==> flow/design.v <==
`timescale 1ns / 1ps
module alu_top(
    input             clk,
    input      [31:0] a_in,
    input      [31:0] b_in,
    input      [3:0]  aluc_in,
    output reg [31:0] r_out,
    output reg        zero_out,
    output reg        overflow_out
    );
    reg  [31:0] a_q, b_q;
    reg  [3:0]  aluc_q;
    wire [31:0] r;
    wire        zero, overflow;
    alu u_alu(.a(a_q), .b(b_q), .overflow(overflow), .zero(zero), .r(r), .aluc(aluc_q));
    always @(posedge clk) begin
        a_q          <= a_in;
        b_q          <= b_in;
        aluc_q       <= aluc_in;
        r_out        <= r;
        zero_out     <= zero;
        overflow_out <= overflow;
    end
endmodule

`timescale 1ns / 1ps
module alu(
    input [31:0]a,
    input [31:0]b,
    output overflow,
    output zero,
    output [31:0]r,
    input [3:0] aluc   
    );
    parameter Add    =    3'b000;     
    parameter Addu    =    3'b010;     
    parameter Sub    =     3'b001;     
    parameter Subu    =    3'b011;     
    parameter And    =    3'b100;     
    parameter Or    =    3'b101;     
    parameter Xor    =    3'b110;     
	 parameter Lui1    =    3'b111;     
	 wire signed [31:0] sa=a,sb=b;
	 reg [32:0]result;
always@(*)begin
        case(aluc)
            Addu: begin
                result=a+b;
            end
            Subu: begin
                result=a-b;
            end
            Add: begin
                result=sa+sb;
            end
            Sub: begin
                result=sa-sb;
            end
            And: begin
                result=a&b;
            end
            Or: begin
                result=a|b;
            end
            Xor: begin
                result=a^b;
            end
            Lui1: begin
				result = {b[15:0], 16'b0};
				end
            default:
                result=a+b;
        endcase
    end
    assign r=result[31:0];
    assign zero=(r==32'b0)?1:0;
    assign overflow=result[32];
endmodule
# --- Step by step through the tools: alu_top ---
# Module alu_top before and after one edit of its RTL, step after step.
# Lines under "before" count in the file above, lines under "after" in the edited file.
# "diff": "after" minus "before" as printed here.
# Library cell names are shortened.
setup:
  design: "alu_top"
  clk_port: "clk"
  lib: "sky130hd"
  pvt_corner: "tt_025C_1v80"

# --- The edit ---
# The edit as a unified diff against the file above.
# A script made this edit. It changes what the design does and was not meant as an optimisation.
# begin of diff
@@ -4,9 +4,11 @@
     input      [31:0] a_in,
     input      [31:0] b_in,
-    input      [3:0]  aluc_in,
+    input      [3:0]  aluc_in_pin,
     output reg [31:0] r_out,
     output reg        zero_out,
     output reg        overflow_out
     );
+    reg [3:0] aluc_in;
+    always @(posedge clk) aluc_in <= aluc_in_pin;
     reg  [31:0] a_q, b_q;
     reg  [3:0]  aluc_q;
@@ -23,5 +25,4 @@
     end
 endmodule
-
 `timescale 1ns / 1ps
 module alu(
# end of diff

# --- Word-level counts ---
# Yosys after proc, flatten, opt, wreduce and memory -nomap, before mapping. Enables and synchronous resets that opt folds into registers are not counted as muxes. Memory bits, and registers merged into a memory's read port (data or address), are not among the register bits. Print and check cells are not counted.
bits:
  columns: ["item", "before", "after", "diff"]
  rows:
  - ["input_bits", 69, 69, 0]
  - ["ff_bits", 102, 106, 4]
  - ["out_inout_bits", 34, 34, 0]
  - ["word_cells", 23, 24, 1]
op_classes:
  columns: ["item", "before", "after", "diff"]
  rows:
  - ["eq_ne", 6, 6, 0]
  - ["n_addsub", 4, 4, 0]
  - ["mux", 2, 2, 0]
  - ["n_logic", 3, 3, 0]
  - ["n_reduce_logical", 2, 2, 0]
ops:
  columns: ["op", "before", "after", "diff"]
  rows:
  - ["== test 4 x 3 -> 1 bit with constant B", 4, 4, 0]
  - ["adder 32 x 32 -> 33 bit", 2, 2, 0]
  - ["subtractor 32 x 32 -> 33 bit", 2, 2, 0]
  - ["AND 32 bit", 1, 1, 0]
  - ["== test 4 x 1 -> 1 bit with constant B", 1, 1, 0]
  - ["== test 4 x 2 -> 1 bit with constant B", 1, 1, 0]
  - ["zero test 32 bit", 1, 1, 0]
  - ["zero test 4 bit", 1, 1, 0]
  - ["two-way mux 1 bit", 1, 1, 0]
  - ["OR 32 bit", 1, 1, 0]
  - ["case mux 33 bit (select 7 bit)", 1, 1, 0]
  - ["XOR 32 bit", 1, 1, 0]

# --- Depth ---
# Yosys ltp: most cells in a row. Word level: on the elaborated netlist, between registers, memories and ports. Mapped: between sequential cells and ports; inverters and the memories' decode and read muxes count.
logic_depth:
  columns: ["item", "before", "after", "diff"]
  rows:
  - ["depth_word", 4, 4, 0]
  - ["abc_area", "0", "0", null]
  - ["ltp_mapped", 24, 24, 0]
  - ["ltp_nobuf", 21, 21, 0]

# --- Mapped cells and area ---
# Source: synth_stat.txt of the flow (Yosys; design flattened, memories mapped). It holds for the ABC_AREA given above (unset counts as 0); a run with the other value may have another netlist.
by_type:
  columns: ["type", "before", "after", "diff"]
  rows:
  - ["dfxtp_1", 102, 106, 4]
  - ["ha_1", 128, 128, 0]
  - ["nand2_1", 91, 91, 0]
  - ["nor2_1", 90, 90, 0]
  - ["inv_1", 89, 89, 0]
  - ["xnor2_1", 86, 86, 0]
  - ["a21oi_1", 64, 64, 0]
  - ["o21ai_0", 41, 41, 0]
  - ["clkbuf_1", 29, 29, 0]
  - ["mux2i_1", 25, 25, 0]
  - ["a21o_1", 23, 23, 0]
  - ["nor3_1", 20, 20, 0]
  - ["nand3_1", 19, 19, 0]
  - ["xor2_1", 18, 18, 0]
  - ["nand4_1", 16, 16, 0]
  - ["o22ai_1", 16, 16, 0]
  - ["or3_1", 14, 14, 0]
  - ["a211oi_1", 13, 13, 0]
# Not every row of either side is listed.
mapped:
  columns: ["item", "before", "after", "diff"]
  rows:
  - ["n_buf", 48, 48, 0]
  - ["area_um2", 9158.8, 9238.9, 80.1]
  - ["sequential_area_um2", 2042.0, 2122.0, 80.0]
  - ["cell_count", 1117, 1121, 4]
  - ["ffs", 102, 106, 4]
# By module: a second synthesis without flattening, with its own total; a netlist apart from the flattened one above.
hier_totals:
  columns: ["item", "before", "after", "diff"]
  rows:
  - ["hier_cells", 1147, 1151, 4]
  - ["area_unflattened_um2", 9303.9, 9384.0, 80.1]
# Each row is one instance without its submodules.
by_module_before:
  columns: ["module", "instances", "area_um2", "n_cells"]
  rows:
  - ["alu", 1, 7262.0, 1045]
  - ["alu_top", 1, 2042.0, 102]
by_module_after:
  columns: ["module", "instances", "area_um2", "n_cells"]
  rows:
  - ["alu", 1, 7262.0, 1045]
  - ["alu_top", 1, 2122.0, 106]

# --- Timing after synthesis ---
# Source: OpenSTA report_checks on the synthesized netlist (no wires, ideal clock, input and output delay 20% of the period each), path of least setup slack; recovery checks are left aside. Register names are those of the netlist, which keeps one name where synthesis merged equal registers.
synth_timing:
  columns: ["item", "before", "after", "diff"]
  rows:
  - ["path_type", "register -> register", "register -> register", null]
  - ["startpoint", "register aluc_q[1]", "register aluc_q[1]", null]
  - ["endpoint", "register zero_out", "register zero_out", null]
  - ["driving_pins", 25, 25, 0]
  - ["slack_ns", -0.089, -0.089, 0.000]
  - ["arrival_ns", 6.025, 6.025, 0.000]
  - ["clock_period_ns", 6.0, 6.0, 0.0]
  - ["path_buffers", 9, 9, 0]
  - ["delay_ns", 6.090, 6.090, 0.000]
  - ["period_less_setup_slack_ns", 6.089, 6.089, 0.000]
# "delay_ns" is the arrival time less input delay plus setup time.
# "driving_pins" counts driving pins, that of a launching flip-flop among them; a cell with two outputs on the path counts twice.
# "period_less_setup_slack_ns" = period - worst setup slack (recovery checks aside). The figure is calculated, with input and output delays left at 20% of the set period.
# The rows between start and end are the longest chain of elaborated cells between them; the timing report does not say that the signal goes this way. Where chains are equally long, one stands for them.
# A line is the first line of the expression or statement that the cell stems from. Yosys adds cells for indexed reads and writes and turns some case tables into memories.
synth_via_before:
  path_cell_list: "dfxtp_1 buf_6 buf_6 buf_6 buf_2 buf_1 clkbuf_1 clkbuf_1 and3_1 clkbuf_1 buf_1 nor2_1 xnor2_1 ha_1 nand2b_1 a21boi_1 o21ai_4 o21ai_1 xnor2_1 o221ai_1 or4_1 or4_1 or4_1 or4_1 nor2_1"
  elab_chain_len: 4
  cone_cells: 10
  cone_lines: 2
  cone_classes: "eq/ne: 6; mux: 2; reduce/logical: 2"
synth_rtl_before:
  columns: ["item", "line", "source"]
  rows:
  - ["start, declared", 12, "reg  [3:0]  aluc_q;"]
  - ["start, assigned", 19, "aluc_q       <= aluc_in;"]
  - ["== test 4 x 3 -> 1 bit", 46, "case(aluc)"]
  - ["case mux 33 bit (select 7 bit)", 46, null]
  - ["zero test 32 bit", 76, "assign zero=(r==32'b0)?1:0;"]
  - ["two-way mux 1 bit", 76, null]
  - ["end, assigned", 21, "zero_out     <= zero;"]
  - ["end, declared", 8, "output reg        zero_out,"]
# Some nets on the timed path still bear RTL names; the line given drives or declares the net.
synth_named_nets_before:
  columns: ["signal", "line"]
  rows:
  - ["r[10]", 46]
synth_via_after:
  path_cell_list: "dfxtp_1 buf_6 buf_6 buf_6 buf_2 buf_1 clkbuf_1 clkbuf_1 and3_1 clkbuf_1 buf_1 nor2_1 xnor2_1 ha_1 nand2b_1 a21boi_1 o21ai_4 o21ai_1 xnor2_1 o221ai_1 or4_1 or4_1 or4_1 or4_1 nor2_1"
  elab_chain_len: 4
  cone_cells: 10
  cone_lines: 2
  cone_classes: "eq/ne: 6; mux: 2; reduce/logical: 2"
synth_rtl_after:
  columns: ["item", "line", "source"]
  rows:
  - ["start, declared", 14, "reg  [3:0]  aluc_q;"]
  - ["start, assigned", 21, "aluc_q       <= aluc_in;"]
  - ["== test 4 x 3 -> 1 bit", 47, "case(aluc)"]
  - ["case mux 33 bit (select 7 bit)", 47, null]
  - ["zero test 32 bit", 77, "assign zero=(r==32'b0)?1:0;"]
  - ["two-way mux 1 bit", 77, null]
  - ["end, assigned", 23, "zero_out     <= zero;"]
  - ["end, declared", 8, "output reg        zero_out,"]
synth_named_nets_after:
  columns: ["signal", "line"]
  rows:
  - ["r[10]", 47]

# --- Worst path after layout ---
# Path of least setup slack in the final report of the runs of set A (OpenROAD, finished layout, wires in). Where an end is a register, its clock arrival counts in the times.
layout_timing:
  columns: ["item", "before", "after", "diff"]
  rows:
  - ["path_type", "register -> register", "register -> register", null]
  - ["startpoint", "register b_q[9]", "register b_q[8]", null]
  - ["endpoint", "register zero_out", "register zero_out", null]
  - ["path_buffers", 1, 1, 0]
  - ["arrival_ns", 6.02, 6.08, 0.06]
  - ["driving_pins", 20, 20, 0]
  - ["clock_period_ns", 5.73, 5.73, 0.00]
  - ["slack_ns", 0.00, -0.07, -0.07]
# The rows between start and end are the longest chain of elaborated cells between them; the timing report does not say that the signal goes this way. Where chains are equally long, one stands for them.
layout_via_before:
  path_cell_list: "dfxtp_2 or3_4 or3_4 or3_4 nor4_4 buf_4 nand4_1 nor4_4 nand2_1 nand2_1 xnor2_1 ha_2 nor3b_4 nor4_2 nand4b_1 or4_1 or4_4 or4_4 or4_1 nor2_1"
  elab_chain_len: 4
  cone_cells: 10
  cone_classes: "add/sub: 4; mux: 2; logic: 3; reduce/logical: 1"
layout_rtl_before:
  columns: ["item", "line", "source"]
  rows:
  - ["start, declared", 11, "reg  [31:0] a_q, b_q;"]
  - ["start, assigned", 18, "b_q          <= b_in;"]
  - ["adder 32 x 32 -> 33 bit", 72, "result=a+b;"]
  - ["case mux 33 bit (select 7 bit)", 46, "case(aluc)"]
  - ["zero test 32 bit", 76, "assign zero=(r==32'b0)?1:0;"]
  - ["two-way mux 1 bit", 76, null]
  - ["end, assigned", 21, "zero_out     <= zero;"]
  - ["end, declared", 8, "output reg        zero_out,"]
layout_via_after:
  path_cell_list: "dfxtp_2 or3_4 or3_4 or3_4 nor4_4 buf_4 nand4_1 nor4_4 nand2_1 nand2_1 xnor2_1 ha_2 nor3b_4 nor4_2 nand4b_1 or4_1 or4_4 or4_1 or4_1 nor2_1"
  elab_chain_len: 4
  cone_cells: 10
  cone_classes: "add/sub: 4; mux: 2; logic: 3; reduce/logical: 1"
layout_rtl_after:
  columns: ["item", "line", "source"]
  rows:
  - ["start, declared", 13, "reg  [31:0] a_q, b_q;"]
  - ["start, assigned", 20, "b_q          <= b_in;"]
  - ["adder 32 x 32 -> 33 bit", 73, "result=a+b;"]
  - ["case mux 33 bit (select 7 bit)", 47, "case(aluc)"]
  - ["zero test 32 bit", 77, "assign zero=(r==32'b0)?1:0;"]
  - ["two-way mux 1 bit", 77, null]
  - ["end, assigned", 23, "zero_out     <= zero;"]
  - ["end, declared", 8, "output reg        zero_out,"]

# --- Layout results ---
# Runs of the flow (Yosys, OpenROAD) on both versions; the two runs of a pair have the same settings. The constraints put input and output delay at 20% of the set period each and load the outputs with 0.01 pF.
settings_set_A:
  CORE_UTILIZATION: 40
  period_ns: 5.73
  CAP_MARGIN: 20
  CORE_MARGIN: 2
  SLEW_MARGIN: 20
measured_set_A:
  columns: ["item", "before", "after", "diff"]
  rows:
  - ["die_footprint_um2", 24122.7, 24328.2, 205.5]
  - ["finish.utilization_frac", 0.495, 0.499, 0.004]
  - ["worst_hold_slack_ns", 0.815, 0.328, -0.487]
  - ["worst_setup_slack_ns", 0.004, -0.074, -0.078]
  - ["synthArea_um2", 9158.8, 9238.9, 80.1]
  - ["stdcell_area_um2", 11165.7, 11298.3, 132.6]
  - ["total_negative_slack_ns", 0.000, -0.074, -0.074]
settings_set_B:
  CAP_MARGIN: 25
  CELL_PAD_IN_SITES_GLOBAL_PLACEMENT: 2
  CORE_MARGIN: 4
  CORE_UTILIZATION: 39
  CTS_CLUSTER_DIAMETER: 169
  CTS_CLUSTER_SIZE: 48
  GPL_ROUTABILITY_DRIVEN: 0
  MIN_ROUTING_LAYER: "met1"
  SETUP_SLACK_MARGIN: 0.97
  SLEW_MARGIN: 25
  TNS_END_PERCENT: 100
  period_ns: 6.68
measured_set_B:
  columns: ["item", "before", "after", "diff"]
  rows:
  - ["die_footprint_um2", 26000.0, 26216.5, 216.5]
  - ["finish.utilization_frac", 0.494, 0.484, -0.010]
  - ["worst_hold_slack_ns", 0.729, 0.329, -0.400]
  - ["worst_setup_slack_ns", 1.150, 1.176, 0.026]
  - ["synthArea_um2", 9158.8, 9238.9, 80.1]
  - ["stdcell_area_um2", 11289.6, 11327.1, 37.5]
  - ["total_negative_slack_ns", 0.000, 0.000, 0.000]
